==> flow/design.v <==
module hbridgecontroller(
input PCLK, 				 
input PRESERN, 				 
input PSEL, 				 
input PENABLE, 				 
output wire PREADY, 		 
output wire PSLVERR,		 
input PWRITE,				 
input [31:0] PADDR,			 
input wire [31:0] PWDATA,	 
output reg [31:0] PRDATA,	 
output reg motor1_pwm,
output reg motor2_pwm,
output reg [1:0] motor1_ctrl,
output reg [1:0] motor2_ctrl
); 
assign PSLVERR = 0;
assign PREADY = 1;
wire write_enable = (PENABLE && PWRITE && PSEL);
wire read_enable = (!PWRITE && PSEL); 
wire M1CTRL_WRITE = write_enable && (PADDR[15:0] == 16'h0000);
wire M1CTRL_READ = read_enable && (PADDR[15:0] == 16'h0000);
wire M2CTRL_WRITE = write_enable && (PADDR[15:0] == 16'h0004);
wire M2CTRL_READ = read_enable && (PADDR[15:0] == 16'h0004);
wire M1SPEED_WRITE = write_enable && (PADDR[15:0] == 16'h0008);
wire M1SPEED_READ = read_enable && (PADDR[15:0] == 16'h0008);
wire M2SPEED_WRITE = write_enable && (PADDR[15:0] == 16'h000c);
wire M2SPEED_READ = read_enable && (PADDR[15:0] == 16'h000c);
reg [31:0] counter;
parameter PWM_PERIOD = 200000;   
reg [31:0] M1_duty, M2_duty;
reg [31:0] M1_duty_v, M2_duty_v;
always @(posedge PCLK)
begin
    if (!PRESERN) counter = 0;
    else if (counter >= PWM_PERIOD) counter = 0;
    else counter = counter + 1;
    if (counter < M1_duty && M1_duty > (PWM_PERIOD >> 4)) motor1_pwm <= 1;
    else motor1_pwm <= 0;
    if (counter < M2_duty && M2_duty > (PWM_PERIOD >> 4)) motor2_pwm <= 1;
    else motor2_pwm <= 0;
end
always @(posedge PCLK)
begin
    M1_duty_v = M1_duty;
    M2_duty_v = M2_duty;
	if(!PRESERN)
	begin
        M1_duty_v = 0;
        M2_duty_v = 0;
        motor1_ctrl = 2'b10;
        motor2_ctrl = 2'b10;
    end
    if (M1CTRL_WRITE)
    begin
        if (PWDATA != 0) motor1_ctrl = 2'b01;
        else motor1_ctrl = 2'b10;
    end
    else if (M1CTRL_READ)
    begin
        if (motor1_ctrl == 2'b10) PRDATA = 1;
        else PRDATA = 0;
    end
    if (M2CTRL_WRITE)
    begin
        if (PWDATA != 0) motor2_ctrl = 2'b01;
        else motor2_ctrl = 2'b10;
    end
    else if (M2CTRL_READ)
    begin
        if (motor2_ctrl == 2'b10) PRDATA = 1;
        else PRDATA = 0;
    end
    else if (M1SPEED_WRITE) 
    begin
        M1_duty_v = (PWM_PERIOD * PWDATA[15:0]) >> 8;
        if (M1_duty_v > PWM_PERIOD) M1_duty_v = PWM_PERIOD;
    end
    else if (M1SPEED_READ) PRDATA = ( M1_duty_v / PWM_PERIOD );
    else if (M2SPEED_WRITE) 
    begin
        M2_duty_v = (PWM_PERIOD * PWDATA[15:0]) >> 8;
        if (M2_duty_v > PWM_PERIOD) M2_duty_v = PWM_PERIOD;
    end
    else if (M2SPEED_READ) PRDATA = ( M2_duty_v / PWM_PERIOD );
    M1_duty <= M1_duty_v;
    M2_duty <= M2_duty_v;
end
endmodule
======== From RTL to reports: hbridgecontroller ========
Tool output for the design above, in the order of the flow.
Lines are those of the file above, counted from 1.
Library cell names are shortened.
The mark -- stands for no value.
inputs
  top module .............................. hbridgecontroller
  clock ................................... PCLK
  cell library ............................ sky130hd
  corner .................................. tt_025C_1v80

======== Word level ========
Yosys after proc, flatten, opt, wreduce and memory -nomap, before mapping. Enables and synchronous resets that opt folds into registers are not counted as muxes. Memory bits, and registers merged into a memory's read port (data or address), are not among the register bits. Print and check cells are not counted. Equal cells are merged and count once.
operators by class
  order comparisons ....................... 6
  mux-type cells .......................... 30
  equality and inequality tests ........... 5
  divide/modulo/power cells ............... 2
  reductions and logical operators ........ 16
  $mul .................................... 1
  add/subtract/negate cells ............... 1
operator list
  kind                                                    number
  divider 32 x 18 -> 32 bit (second input constant)       2
  two-way mux 32 bit                                      20
  multiplier 12 x 16 -> 26 bit (first input constant)     1
  > comparator 32 x 14 -> 1 bit (second input constant)   2
  less-than comparator 32 bit                             2
  == test 16 x 4 -> 1 bit (second input constant)         2
  adder 32 x 1 -> 32 bit (second input constant)          1
  >= comparator 32 x 18 -> 1 bit (second input constant)  1
  nonzero test 32 bit                                     1
  > comparator 24 x 18 -> 1 bit (second input constant)   1
  two-way mux 24 bit                                      1
  == test 16 x 3 -> 1 bit (second input constant)         1
  logical NOT 16 bit                                      1
  logical AND 1 bit                                       13
  two-way mux 2 bit                                       5
  == test 2 bit (second input constant)                   2
  two-way mux 1 bit                                       4
  logical NOT 1 bit                                       1
bit counts
  bits of input ports ..................... 69
  output and inout bits ................... 40
  cells after elaboration ................. 69
  flip-flop bits (word level) ............. 134

======== Depth ========
Longest topological path by Yosys (ltp), each cell counted once; first at word level (registers and memories cut), then after technology mapping (sequential cells cut; the memories' decode and read muxes count).
depth
  depth in word-level cells ............... 11
  ABC_AREA ................................ 0
  depth in mapped cells ................... 60
  mapped depth without buffers ............ 48

======== Synthesis result ========
The flow's flattened synthesis, as Yosys stat reports it; memories are mapped. The netlist is that of the ABC_AREA named above (0 if unset); the other value can give another one.
cell types
  cell      number  total area (sq um)
  dfxtp_1   134     2.68E+03
  ha_1      165     2064.48
  fa_1      44      880.845
  inv_1     187     701.923
  o21ai_0   139     695.667
  nand2_1   177     664.387
  nor2_1    176     660.634
  a21oi_1   127     635.61
  xnor2_1   70      613.088
  nand3_1   118     590.566
  and3_1    53      331.568
  nor3_1    56      280.269
  mux2i_1   27      270.259
  and2_1    41      256.496
  xor2_1    29      253.994
  nor4_1    38      237.728
  o211ai_1  31      232.723
  a21o_1    29      217.709
Other cell types: 114; their cells: 630.
mapped netlist
  mapped flip-flops ....................... 134
  area of sequential cells ................ 2682.6 sq um
  mapped cells ............................ 2271
  mapped area ............................. 17362.9 sq um
  buffers ................................. 83

======== Timing after synthesis ========
OpenSTA on the mapped netlist: ideal clock, no wires. The path of least setup slack (recovery checks aside). Input and output delay are each 20% of the period. Register names are those of the netlist, which keeps one name where synthesis merged equal registers.
timing post-synthesis
  path type ............................... input-to-reg
  start point ............................. in PADDR[3]
  end point ............................... reg PRDATA[0]
  required time ........................... 29.876 ns
  delay of the path ....................... 13.095 ns
  time at the first pin ................... 6.000 ns
  path buffers ............................ 6
  arrival ................................. 18.971 ns
  setup slack ............................. 10.905 ns
  stages on the path ...................... 53
  library setup time ...................... 0.124 ns
  external input delay .................... 6.000 ns
  clock period ............................ 30.0 ns
  synthesis period reached ................ 19.095 ns
"delay of the path" is the arrival time less input delay plus setup time.
"stages on the path": output pins that drive a net of the path, with the launching flip-flop's if there is one; two outputs of one cell count as two.
"synthesis period reached" = period - worst setup slack (recovery checks aside). The figure is calculated, with input and output delays left at 20% of the set period.
The rows between start and end are the longest chain of elaborated cells between them; the timing report does not say that the signal goes this way. Where chains are equally long, one stands for them.
A line is the first line of the expression or statement that the cell stems from. Yosys adds cells for indexed reads and writes and turns some case tables into memories.
At most two assigning lines are given for a register; there are more.
on the way, post-synthesis
  cells stage by stage .................... buf_4 > inv_2 > or3_1 > buf_2 > buf_2 > o21ai_1 > a21oi_1 > o22ai_1 > nand3_2 > a31oi_4 > mux2_4 > a2111oi_1 > a311o_1 > nand3_1 > nor4_4 > nor2_1 > a211o_2 > nor4_4 > [17 not listed] > mux2_4 > a211oi_2 > o311ai_1 > xnor2_1 > nor2_1 > or4_4 > mux2_1 > a221o_1 > buf_2 > a31oi_1 > o31ai_2 > maj3_2 > xnor2_2 > a311o_2 > a21boi_1 > o311ai_1 > nor4b_2 > a21oi_1
  cells in the longest elaborated chain ... 10
  elaborated cells on any way between the ends .. 20
  those cells by class .................... 3 x eq/ne; 8 x mux; 9 x reduce/logical
ends and longest elaborated chain, post-synthesis
  element             RTL line  RTL
  start: declaration  9         input [31:0] PADDR,
  logical NOT 16 bit  22        wire M1CTRL_READ = read_enable && (PADDR[15:0] == 16'h0000);
  logical AND 1 bit   22
  two-way mux 32 bit  59        else if (M1CTRL_READ)
  two-way mux 32 bit  54        if (M1CTRL_WRITE)
  two-way mux 32 bit  85        else if (M2SPEED_READ) PRDATA = ( M2_duty_v / PWM_PERIOD );
  two-way mux 32 bit  80        else if (M2SPEED_WRITE)
  two-way mux 32 bit  79        else if (M1SPEED_READ) PRDATA = ( M1_duty_v / PWM_PERIOD );
  two-way mux 32 bit  74        else if (M1SPEED_WRITE)
  two-way mux 32 bit  69        else if (M2CTRL_READ)
  two-way mux 32 bit  64        if (M2CTRL_WRITE)
  end: assignment     79
  end: assignment     85
  end: declaration    11        output reg [31:0] PRDATA,

======== Worst path after layout ========
Path of least setup slack in the final report of run 1 (OpenROAD, finished layout, wires in). Where an end is a register, its clock arrival counts in the times.
timing after layout
  path type ............................... input-to-reg
  start point ............................. in PADDR[1]
  end point ............................... reg PRDATA[0]
  path buffers ............................ 2
  clock period ............................ 30.0 ns
  required time ........................... 30.33 ns
  library setup time ...................... 0.12 ns
  stages on the path ...................... 50
  arrival ................................. 24.39 ns
  setup slack ............................. 5.94 ns
  time at the first pin ................... 6.00 ns
  external input delay .................... 6.00 ns
At most two assigning lines are given for a register; there are more.
on the way, after layout
  cells stage by stage .................... clkdlybuf4s50_1 > nor4b_1 > nand4_1 > nor2_4 > mux2i_1 > a211oi_2 > nand3_1 > o221ai_2 > a32o_1 > a21oi_1 > o21ai_0 > nand4_1 > a31o_2 > nor2_1 > a211o_2 > nor4_4 > o21ai_1 > mux2i_4 > [14 not listed] > o21ai_2 > mux2_4 > a211oi_2 > o311ai_1 > xnor2_1 > o2111ai_1 > maj3_1 > a21boi_1 > xnor2_1 > and2_2 > a21boi_2 > nor2_1 > o311a_4 > a311oi_2 > o211ai_1 > o2111ai_1 > nor4b_2 > a21oi_1
  elaborated cells on any way between the ends .. 20
  those cells by class .................... 3 x eq/ne; 8 x mux; 9 x reduce/logical
ends and longest elaborated chain, after layout
  element             RTL line  RTL
  start: declaration  9         input [31:0] PADDR,
  end: assignment     79        else if (M1SPEED_READ) PRDATA = ( M1_duty_v / PWM_PERIOD );
  end: assignment     85        else if (M2SPEED_READ) PRDATA = ( M2_duty_v / PWM_PERIOD );
  end: declaration    11        output reg [31:0] PRDATA,
No chain of elaborated cells between the ends is given.

Appendix: measured runs

Measured data: module hbridgecontroller, platform sky130hd, 4 stored runs of the flow under differing settings, order arbitrary. Input and output delays are each 20% of the period that was set; the output load is 0.01 pF.
"achieved clock period (ns)": clock period set for the run, less the worst setup slack. It is reckoned from that one timing run; input and output delays stay at 20% of the period that was set.
"worst setup path time (ns)" is the time allowed to the run's worst setup path (the clock period less input and output delay, where it has them) less its slack. Clock arrival times count: a late capture clock shortens it, a late launch clock lengthens it.
"finish__power__total" rests on the timing tool's default activity at the inputs, not on a simulated workload.

Flow files of run 1
==> flow/run.sh <==
#!/bin/bash
# the make line also repeats the synthesis and layout settings of config.mk as NAME=value (left out here)
make -C /OpenROAD-flow-scripts/flow DESIGN_CONFIG=/design/flow/config.mk WORK_HOME=/design/flow/orfs CLKGATE_MAP_FILE= finish
==> flow/config.mk <==
export PLATFORM = sky130hd
export DESIGN_NAME = hbridgecontroller
export DESIGN_NICKNAME = hbridgecontroller
export VERILOG_FILES = /design/flow/design.v
export SDC_FILE = /design/flow/constraint.sdc
export NUM_CORES = 4
export LEC_CHECK = 0
export CAP_MARGIN = 20
export CORE_ASPECT_RATIO = 1.59
export CORE_MARGIN = 2
export CORE_UTILIZATION = 40
export SLEW_MARGIN = 30
==> flow/constraint.sdc <==
create_clock -name core_clock -period 30.0 [get_ports {PCLK}]
set_input_delay 6.0000 -clock core_clock [delete_from_list [all_inputs] [get_ports {PCLK}]]
set_output_delay 6.0000 -clock core_clock [all_outputs]
set_load 0.01 [all_outputs]

report of run 1
yosys chip area after synthesis (um^2): 17362.9
finish__design__die__area: 45134.0
finish__design__instance__area__stdcell: 19467.4
finish__design__instance__utilization: 0.4527
finish__timing__setup__ws: 5.938
finish__timing__setup__tns: 0.000
finish__timing__hold__ws: 0.435
finish__power__total: 6.709e-04
achieved clock period (ns): 24.062
worst setup path time (ns): 18.06
worst setup path kind: input-to-reg

Flow files of run 2
==> flow/run.sh <==
#!/bin/bash
# the make line also repeats the synthesis and layout settings of config.mk as NAME=value (left out here)
make -C /OpenROAD-flow-scripts/flow DESIGN_CONFIG=/design/flow/config.mk WORK_HOME=/design/flow/orfs CLKGATE_MAP_FILE= finish
==> flow/config.mk <==
export PLATFORM = sky130hd
export DESIGN_NAME = hbridgecontroller
export DESIGN_NICKNAME = hbridgecontroller
export VERILOG_FILES = /design/flow/design.v
export SDC_FILE = /design/flow/constraint.sdc
export NUM_CORES = 4
export LEC_CHECK = 0
export CAP_MARGIN = 20
export CORE_MARGIN = 2
export CORE_UTILIZATION = 40
export SETUP_SLACK_MARGIN = -0.47
export SLEW_MARGIN = 20
==> flow/constraint.sdc <==
create_clock -name core_clock -period 24.5 [get_ports {PCLK}]
set_input_delay 4.9000 -clock core_clock [delete_from_list [all_inputs] [get_ports {PCLK}]]
set_output_delay 4.9000 -clock core_clock [all_outputs]
set_load 0.01 [all_outputs]

report of run 2
yosys chip area after synthesis (um^2): 17362.9
finish__design__die__area: 45090.4
finish__design__instance__area__stdcell: 19459.9
finish__design__instance__utilization: 0.4528
finish__timing__setup__ws: 1.945
finish__timing__setup__tns: 0.000
finish__timing__hold__ws: 0.435
finish__power__total: 7.852e-04
achieved clock period (ns): 22.555
worst setup path time (ns): 17.65
worst setup path kind: input-to-reg

Flow files of run 3
==> flow/run.sh <==
#!/bin/bash
# the make line also repeats the synthesis and layout settings of config.mk as NAME=value (left out here)
make -C /OpenROAD-flow-scripts/flow DESIGN_CONFIG=/design/flow/config.mk WORK_HOME=/design/flow/orfs CLKGATE_MAP_FILE= finish
==> flow/config.mk <==
export PLATFORM = sky130hd
export DESIGN_NAME = hbridgecontroller
export DESIGN_NICKNAME = hbridgecontroller
export VERILOG_FILES = /design/flow/design.v
export SDC_FILE = /design/flow/constraint.sdc
export NUM_CORES = 4
export LEC_CHECK = 0
export CAP_MARGIN = 20
export CORE_MARGIN = 2
export CORE_UTILIZATION = 40
export SLEW_MARGIN = 20
==> flow/constraint.sdc <==
create_clock -name core_clock -period 30.0 [get_ports {PCLK}]
set_input_delay 6.0000 -clock core_clock [delete_from_list [all_inputs] [get_ports {PCLK}]]
set_output_delay 6.0000 -clock core_clock [all_outputs]
set_load 0.01 [all_outputs]

report of run 3
yosys chip area after synthesis (um^2): 17362.9
finish__design__die__area: 45090.4
finish__design__instance__area__stdcell: 19479.9
finish__design__instance__utilization: 0.4532
finish__timing__setup__ws: 6.059
finish__timing__setup__tns: 0.000
finish__timing__hold__ws: 0.439
finish__power__total: 6.502e-04
achieved clock period (ns): 23.941
worst setup path time (ns): 17.94
worst setup path kind: input-to-reg

Flow files of run 4
==> flow/run.sh <==
#!/bin/bash
# the make line also repeats the synthesis and layout settings of config.mk as NAME=value (left out here)
make -C /OpenROAD-flow-scripts/flow DESIGN_CONFIG=/design/flow/config.mk WORK_HOME=/design/flow/orfs CLKGATE_MAP_FILE= finish
==> flow/config.mk <==
export PLATFORM = sky130hd
export DESIGN_NAME = hbridgecontroller
export DESIGN_NICKNAME = hbridgecontroller
export VERILOG_FILES = /design/flow/design.v
export SDC_FILE = /design/flow/constraint.sdc
export NUM_CORES = 4
export LEC_CHECK = 0
export CAP_MARGIN = 20
export CELL_PAD_IN_SITES_DETAIL_PLACEMENT = 2
export CORE_MARGIN = 2
export CORE_UTILIZATION = 24
export CTS_CLUSTER_SIZE = 87
export GPL_ROUTABILITY_DRIVEN = 1
export GPL_TIMING_DRIVEN = 1
export MAX_ROUTING_LAYER = met5
export PLACE_DENSITY = 0.9
export SLEW_MARGIN = 0
==> flow/constraint.sdc <==
create_clock -name core_clock -period 17.8 [get_ports {PCLK}]
set_input_delay 3.5600 -clock core_clock [delete_from_list [all_inputs] [get_ports {PCLK}]]
set_output_delay 3.5600 -clock core_clock [all_outputs]
set_load 0.01 [all_outputs]

report of run 4
yosys chip area after synthesis (um^2): 17362.9
finish__design__die__area: 74512.6
finish__design__instance__area__stdcell: 24197.0
finish__design__instance__utilization: 0.3379
finish__timing__setup__ws: -5.059
finish__timing__setup__tns: -15.515
finish__timing__hold__ws: 0.460
finish__power__total: 1.499e-03
achieved clock period (ns): 22.859
worst setup path time (ns): 19.30
worst setup path kind: input-to-reg
